==> flow/design.v <==
`timescale 1ns / 1ps
module thresholding(
    input wire clk, reset, enable,
    input wire signed [11 : 0] sig,
    output reg signed [11 : 0] y,
    output reg done,
    output reg [11 : 0] id
    );
parameter N = 2048, W = 13, threshold = 84, MEAN = 958;
localparam IDLE = 1'b0,
           WAIT = 2'b1,
           WORKING = 1'b1;
reg signed [11 : 0] d [0 : W - 1];  
reg signed [11 : 0] th;
reg signed [16 : 0] sum;
reg signed [11 : 0] curr_avg;
wire signed [11 : 0] din_curr_avg;
wire signed [16 : 0] din_sum;
reg state;
wire signed [11 : 0] mean;
wire signed [11 : 0] sig_diff;
assign din_curr_avg = din_sum/W;
assign mean = MEAN;
assign sig_diff = sig - mean;
assign din_sum = (sum + sig_diff - d[W - 1]);
integer i, j;
always @ (posedge clk)
begin
    if(reset) begin
        for(i = 0; i < W; i = i + 1) begin
            d[i] <= 12'b0;
        end
        sum <= 17'b0;
        curr_avg <= 12'b0;
        th <= threshold;
        state <= IDLE;
        done <= 1'b0;
        id <= 12'b0;
    end
    else begin
        case(state)
        IDLE: begin
            if(enable == 1'b1) begin
                state <= WORKING;
                id <= 12'b111111111111;
            end
            done <= 1'b0;
        end
        WORKING: begin
            sum <= din_sum;
            curr_avg <= din_curr_avg;
            for(j = 1; j < W; j = j + 1) begin
                d[j] <= d[j - 1];
            end
            d[0] <= sig_diff;
            if(sig_diff >= th + curr_avg) begin
                y <= sig_diff;
            end
            else begin
                y <= 12'b0;
            end
            done <= 1'b1;
            id = id + 1;
            if(id == 2047)
                state <= IDLE;
        end
        endcase
    end
end
endmodule
# ---- Reports on thresholding
# Each step is given for the RTL above and for the edited RTL.
# "before" refers to lines of the RTL above, "after" to lines of the edited file.
# "change": "after" minus "before" as printed here. "change_rel_pct": 100 x difference / "before".
# Library cell names are shortened.
# Not given: --
dict set report inputs {
  top_module {thresholding}
  clock {clk}
  cell_library {sky130hd}
  lib_corner {tt_025C_1v80}
}

# ---- Edit of the RTL
# The edit as a unified diff against the file above.
# The edited RTL no longer does the same as the RTL above: the edit was made by script, with no optimisation intended.
# begin of diff
@@ -62,5 +62,5 @@
             done <= 1'b1;
             id = id + 1;
-            if(id == 2047)
+            if(id < 2047)
                 state <= IDLE;
         end
# end of diff

# ---- Elaborated design
# Counts by Yosys on the flattened word-level netlist (proc, flatten, opt, wreduce). Print and check cells are left out. Cells with the same type and inputs are merged into one.
# item before after change change_rel_pct
set bits {}
lappend bits {clocked_rd_ports_x_width 0 0 0 --}
lappend bits {out_inout_bits 25 25 0 0.00}
lappend bits {n_memories 0 0 0 --}
lappend bits {in_bits 15 15 0 0.00}
lappend bits {reg_bits 211 211 0 0.00}
lappend bits {rom_bits 0 0 0 --}
lappend bits {mem_bits_rw 0 0 0 --}
lappend bits {latchBits 0 0 0 --}
# item before after change change_rel_pct
set classes {}
lappend classes {reduce_logical 1 1 0 0.00}
lappend classes {n_logic 2 2 0 0.00}
lappend classes {n_mux 6 6 0 0.00}
lappend classes {n_mul 0 0 0 --}
lappend classes {div_mod_pow 1 1 0 0.00}
lappend classes {eq_ne 2 1 -1 -50.00}
lappend classes {cmp 1 2 1 100.00}
lappend classes {n_shift 0 0 0 --}
lappend classes {addsub 5 5 0 0.00}
# cell before after change change_rel_pct
set op_table {}
lappend op_table {{== test 12 x 11 -> 1 bit (second input constant)} 1 0 -1 -100.00}
lappend op_table {{less-than comparator 12 x 11 -> 1 bit (second input constant)} 0 1 1 --}
# Operator kinds equal on both sides are left out: 14.

# ---- Longest topological paths
# Depth = most cells in a row (Yosys ltp): at word level without a register or memory, in the mapped netlist without a sequential cell, where the memories' decode and read muxes count.
# item before after change change_rel_pct
set logic_depth {}
lappend logic_depth {ltp_word 4 4 0 0.00}
lappend logic_depth {ABC_AREA 0 0 -- --}
lappend logic_depth {depth_mapped 57 61 4 7.02}

# ---- Synthesis result
# The flow's flattened synthesis, as Yosys stat reports it; memories are mapped. The netlist is that of the ABC_AREA named above (0 if unset); the other value can give another one.
# type before after change change_rel_pct
set by_type {}
lappend by_type {nand2_1 60 76 16 26.67}
lappend by_type {xnor2_1 41 52 11 26.83}
lappend by_type {o21ai_0 44 34 -10 -22.73}
lappend by_type {and2_1 19 11 -8 -42.11}
lappend by_type {buf_2 15 8 -7 -46.67}
lappend by_type {nor2b_1 11 4 -7 -63.64}
lappend by_type {a41oi_1 1 8 7 700.00}
lappend by_type {o22ai_1 1 8 7 700.00}
lappend by_type {nand3_1 45 39 -6 -13.33}
lappend by_type {xor2_1 31 25 -6 -19.35}
lappend by_type {o211ai_1 17 12 -5 -29.41}
lappend by_type {a21o_1 12 17 5 41.67}
lappend by_type {nor3_2 1 6 5 500.00}
lappend by_type {nor3_1 32 36 4 12.50}
lappend by_type {clkbuf_1 46 43 -3 -6.52}
lappend by_type {nand4_1 13 16 3 23.08}
lappend by_type {nand2b_1 8 5 -3 -37.50}
lappend by_type {a211oi_2 7 4 -3 -42.86}
# Cell types equal on both sides are left out: 22.
# Not every row of either side is listed.
# item before after change change_rel_pct
set mapped {}
lappend mapped {yosys_area_um2 13326.5 13610.6 284.1 2.13}
lappend mapped {cell_count 1533 1549 16 1.04}
lappend mapped {ffs 211 211 0 0.00}
lappend mapped {seqArea_um2 4344.2 4344.2 0.0 0.00}
lappend mapped {n_buf 86 80 -6 -6.98}

# ---- Path before layout
# OpenSTA on the mapped netlist: ideal clock, no wires. The path of least setup slack (recovery checks aside). Input and output delay are each 20% of the period. Register names are those of the netlist, which keeps one name where synthesis merged equal registers.
# item before after change change_rel_pct
set synth_timing {}
lappend synth_timing {path_kind {input -> register} {input -> register} -- --}
lappend synth_timing {startpoint {in sig[1]} {in sig[1]} -- --}
lappend synth_timing {endpoint {reg curr_avg[10]} {reg curr_avg[8]} -- --}
lappend synth_timing {arrival_ps 13711 14684 973 7.10}
lappend synth_timing {path_buffers 4 4 0 0.00}
lappend synth_timing {stages 53 57 4 7.55}
lappend synth_timing {tclk_ps 14000 14000 0 0.00}
lappend synth_timing {setup_ps 128 128 0 --}
lappend synth_timing {slack_ps 161 -812 -973 --}
lappend synth_timing {path_delay_ps 11039 12012 973 8.81}
lappend synth_timing {period_less_setup_slack_ps 13839 14812 973 7.03}
# "path_delay_ps" = arrival - input delay + setup time.
# "stages": output pins that drive a net of the path, with the launching flip-flop's if there is one; two outputs of one cell count as two.
# "period_less_setup_slack_ps" = period - worst setup slack (recovery checks aside). The figure is calculated, with input and output delays left at 20% of the set period.
# Between the ends stands the longest chain of elaborated cells between them, by number of cells; it is not shown to be the way that was timed. Of several equally long chains one is given.
# Each line given opens the expression or statement behind the cell; cells for indexed reads and writes are added by Yosys, which also makes memories of some case tables.
dict set report synth_between_before {
  cell_sequence {ha_1 -> a41oi_2 -> o21bai_1 -> xor2_2 -> fa_1 -> inv_1 -> ha_1 -> clkbuf_1 -> nand2_1 -> nor4_1 -> o21ai_0 -> o31a_1 -> and3_1 -> clkbuf_1 -> a31o_2 -> a221o_1 -> a2111oi_2 -> nor3_1 -> [... 17 more ...] -> ha_1 -> inv_1 -> a221oi_1 -> nor3_1 -> nor2_1 -> inv_1 -> ha_1 -> nor3_1 -> mux2i_1 -> a32oi_2 -> o21a_1 -> o21a_2 -> o2111a_1 -> ha_1 -> a31oi_1 -> xor2_1 -> mux2i_1 -> nor2_1}
  elab_chain_cells 4
}
# item line
set synth_lines_before {}
lappend synth_lines_before {{from (decl)} 4} ;# input wire signed [11 : 0] sig,
lappend synth_lines_before {{subtractor 12 x 11 -> 12 bit} 24} ;# assign sig_diff = sig - mean;
lappend synth_lines_before {{adder 17 x 12 -> 17 bit} 25} ;# assign din_sum = (sum + sig_diff - d[W - 1]);
lappend synth_lines_before {{subtractor 17 x 12 -> 17 bit} 25}
lappend synth_lines_before {{divider 17 x 5 -> 32 bit} 22} ;# assign din_curr_avg = din_sum/W;
lappend synth_lines_before {{to (assign)} 34} ;# curr_avg <= 12'b0;
lappend synth_lines_before {{to (assign)} 51} ;# curr_avg <= din_curr_avg;
lappend synth_lines_before {{to (decl)} 16} ;# reg signed [11 : 0] curr_avg;
dict set report synth_between_after {
  cell_sequence {ha_1 -> a41o_1 -> a21oi_1 -> xnor2_1 -> fa_1 -> inv_1 -> ha_1 -> clkbuf_1 -> a21oi_1 -> nand2_1 -> o31a_1 -> a21bo_2 -> xor2_1 -> clkbuf_1 -> nand2_1 -> o22ai_1 -> o31a_1 -> o22a_2 -> [... 21 more ...] -> nor4_4 -> and2_1 -> buf_4 -> xnor2_1 -> ha_1 -> nor3_1 -> o21ai_0 -> a21oi_1 -> o21ai_2 -> a211oi_4 -> o21bai_1 -> nor3b_2 -> and2_1 -> ha_1 -> a41oi_1 -> xnor2_1 -> mux2i_1 -> nor2_1}
  elab_chain_cells 4
}
# item line
set synth_lines_after {}
lappend synth_lines_after {{from (decl)} 4} ;# input wire signed [11 : 0] sig,
lappend synth_lines_after {{subtractor 12 x 11 -> 12 bit} 24} ;# assign sig_diff = sig - mean;
lappend synth_lines_after {{adder 17 x 12 -> 17 bit} 25} ;# assign din_sum = (sum + sig_diff - d[W - 1]);
lappend synth_lines_after {{subtractor 17 x 12 -> 17 bit} 25}
lappend synth_lines_after {{divider 17 x 5 -> 32 bit} 22} ;# assign din_curr_avg = din_sum/W;
lappend synth_lines_after {{to (assign)} 34} ;# curr_avg <= 12'b0;
lappend synth_lines_after {{to (assign)} 51} ;# curr_avg <= din_curr_avg;
lappend synth_lines_after {{to (decl)} 16} ;# reg signed [11 : 0] curr_avg;

# ---- Timing after layout
# From the final timing report of the runs of pair A: the path of least setup slack in the routed layout; clock arrival at registers is part of the times.
# The path's times are printed in steps of 10 ps; the period is the one set.
# item before after change change_rel_pct
set layout_timing {}
lappend layout_timing {path_kind {input -> register} {input -> register} -- --}
lappend layout_timing {startpoint {in sig[1]} {in sig[1]} -- --}
lappend layout_timing {endpoint {reg curr_avg[4]} {reg curr_avg[2]} -- --}
lappend layout_timing {setup_ps 130 140 10 --}
lappend layout_timing {arrival_ps 13540 13640 100 0.74}
lappend layout_timing {slack_ps 340 240 -100 --}
lappend layout_timing {tclk_ps 13500 13500 0 0.00}
lappend layout_timing {stages 54 58 4 7.41}
lappend layout_timing {path_buffers 10 6 -4 -40.00}
# Between the ends stands the longest chain of elaborated cells between them, by number of cells; it is not shown to be the way that was timed. Of several equally long chains one is given.
dict set report layout_between_before {
  cell_sequence {dlygate4sd2_1 -> ha_2 -> a41oi_4 -> o21bai_1 -> buf_4 -> xor2_4 -> buf_4 -> fa_1 -> inv_1 -> ha_4 -> a21o_1 -> a21o_1 -> a21oi_2 -> o21ai_2 -> xor2_2 -> buf_6 -> buf_4 -> a221o_2 -> [... 18 more ...] -> mux2i_1 -> and3_1 -> a221o_1 -> a21oi_2 -> nor2_2 -> inv_2 -> ha_4 -> nor3_4 -> mux2i_1 -> a32oi_2 -> o21a_1 -> o21a_2 -> o2111a_2 -> ha_4 -> a31oi_2 -> xnor2_2 -> mux2i_1 -> nor2_1}
  elab_chain_cells 4
}
# item line
set layout_lines_before {}
lappend layout_lines_before {{from (decl)} 4} ;# input wire signed [11 : 0] sig,
lappend layout_lines_before {{subtractor 12 x 11 -> 12 bit} 24} ;# assign sig_diff = sig - mean;
lappend layout_lines_before {{adder 17 x 12 -> 17 bit} 25} ;# assign din_sum = (sum + sig_diff - d[W - 1]);
lappend layout_lines_before {{subtractor 17 x 12 -> 17 bit} 25}
lappend layout_lines_before {{divider 17 x 5 -> 32 bit} 22} ;# assign din_curr_avg = din_sum/W;
lappend layout_lines_before {{to (assign)} 34} ;# curr_avg <= 12'b0;
lappend layout_lines_before {{to (assign)} 51} ;# curr_avg <= din_curr_avg;
lappend layout_lines_before {{to (decl)} 16} ;# reg signed [11 : 0] curr_avg;
dict set report layout_between_after {
  cell_sequence {buf_6 -> ha_4 -> a41o_4 -> xnor2_4 -> fa_1 -> inv_1 -> ha_4 -> o21a_1 -> nor2_2 -> buf_4 -> a2111o_1 -> a41oi_4 -> xor2_2 -> nand3_2 -> o41a_1 -> o22a_2 -> buf_4 -> o22a_4 -> [... 22 more ...] -> nor4_4 -> and2_4 -> xnor2_4 -> ha_4 -> nor3_2 -> o21ai_1 -> a21oi_2 -> o21ai_2 -> a211oi_4 -> o21bai_1 -> nor3b_2 -> and2_4 -> ha_4 -> buf_4 -> nor2_2 -> xnor2_1 -> mux2i_1 -> nor2_1}
  elab_chain_cells 4
}
# item line
set layout_lines_after {}
lappend layout_lines_after {{from (decl)} 4} ;# input wire signed [11 : 0] sig,
lappend layout_lines_after {{subtractor 12 x 11 -> 12 bit} 24} ;# assign sig_diff = sig - mean;
lappend layout_lines_after {{adder 17 x 12 -> 17 bit} 25} ;# assign din_sum = (sum + sig_diff - d[W - 1]);
lappend layout_lines_after {{subtractor 17 x 12 -> 17 bit} 25}
lappend layout_lines_after {{divider 17 x 5 -> 32 bit} 22} ;# assign din_curr_avg = din_sum/W;
lappend layout_lines_after {{to (assign)} 34} ;# curr_avg <= 12'b0;
lappend layout_lines_after {{to (assign)} 51} ;# curr_avg <= din_curr_avg;
lappend layout_lines_after {{to (decl)} 16} ;# reg signed [11 : 0] curr_avg;

# ---- Measured runs
# Both versions went through the flow (Yosys, OpenROAD) with the same settings in each pair. Constraints: input delay and output delay 20% of the set period each, output load 0.01 pF.
dict set report settings_pair_A {
  CORE_UTILIZATION 40
  period_ns 13.5
  CAP_MARGIN 20
  CORE_MARGIN 2
  SLEW_MARGIN 20
}
# item before after change change_rel_pct
set measured_pair_A {}
lappend measured_pair_A {die_um2 34791.6 35517.2 725.6 2.09}
lappend measured_pair_A {timing.setup.ws_ps 344 236 -108 --}
lappend measured_pair_A {synthArea_um2 13326.5 13610.6 284.1 2.13}
lappend measured_pair_A {clock_period_reached_ps 13156 13264 108 0.82}
lappend measured_pair_A {finalUtil_pct 55.2 59.2 4.0 --}
lappend measured_pair_A {hold_ws_ps 486 485 -1 --}
lappend measured_pair_A {tns_ps 0 0 0 --}
dict set report settings_pair_B {
  CAP_MARGIN 35
  CORE_UTILIZATION 58
  MAX_ROUTING_LAYER {met4}
  MIN_ROUTING_LAYER {met1}
  PLACE_DENSITY 0.4
  SLEW_MARGIN 35
  period_ns 12.9
  CORE_MARGIN 2
}
# item before after change change_rel_pct
set measured_pair_B {}
lappend measured_pair_B {die_um2 24205.1 24707.1 502.0 2.07}
lappend measured_pair_B {timing.setup.ws_ps -53 -456 -403 --}
lappend measured_pair_B {synthArea_um2 13326.5 13610.6 284.1 2.13}
lappend measured_pair_B {clock_period_reached_ps 12953 13356 403 3.11}
lappend measured_pair_B {finalUtil_pct 80.9 85.3 4.4 --}
lappend measured_pair_B {hold_ws_ps 489 486 -3 --}
lappend measured_pair_B {tns_ps -188 -2259 -2071 --}
# By "clock_period_reached_ps" is meant the clock period of the run minus its worst setup slack. This is arithmetic on one report: input and output delays are still those of the set period (20% each).
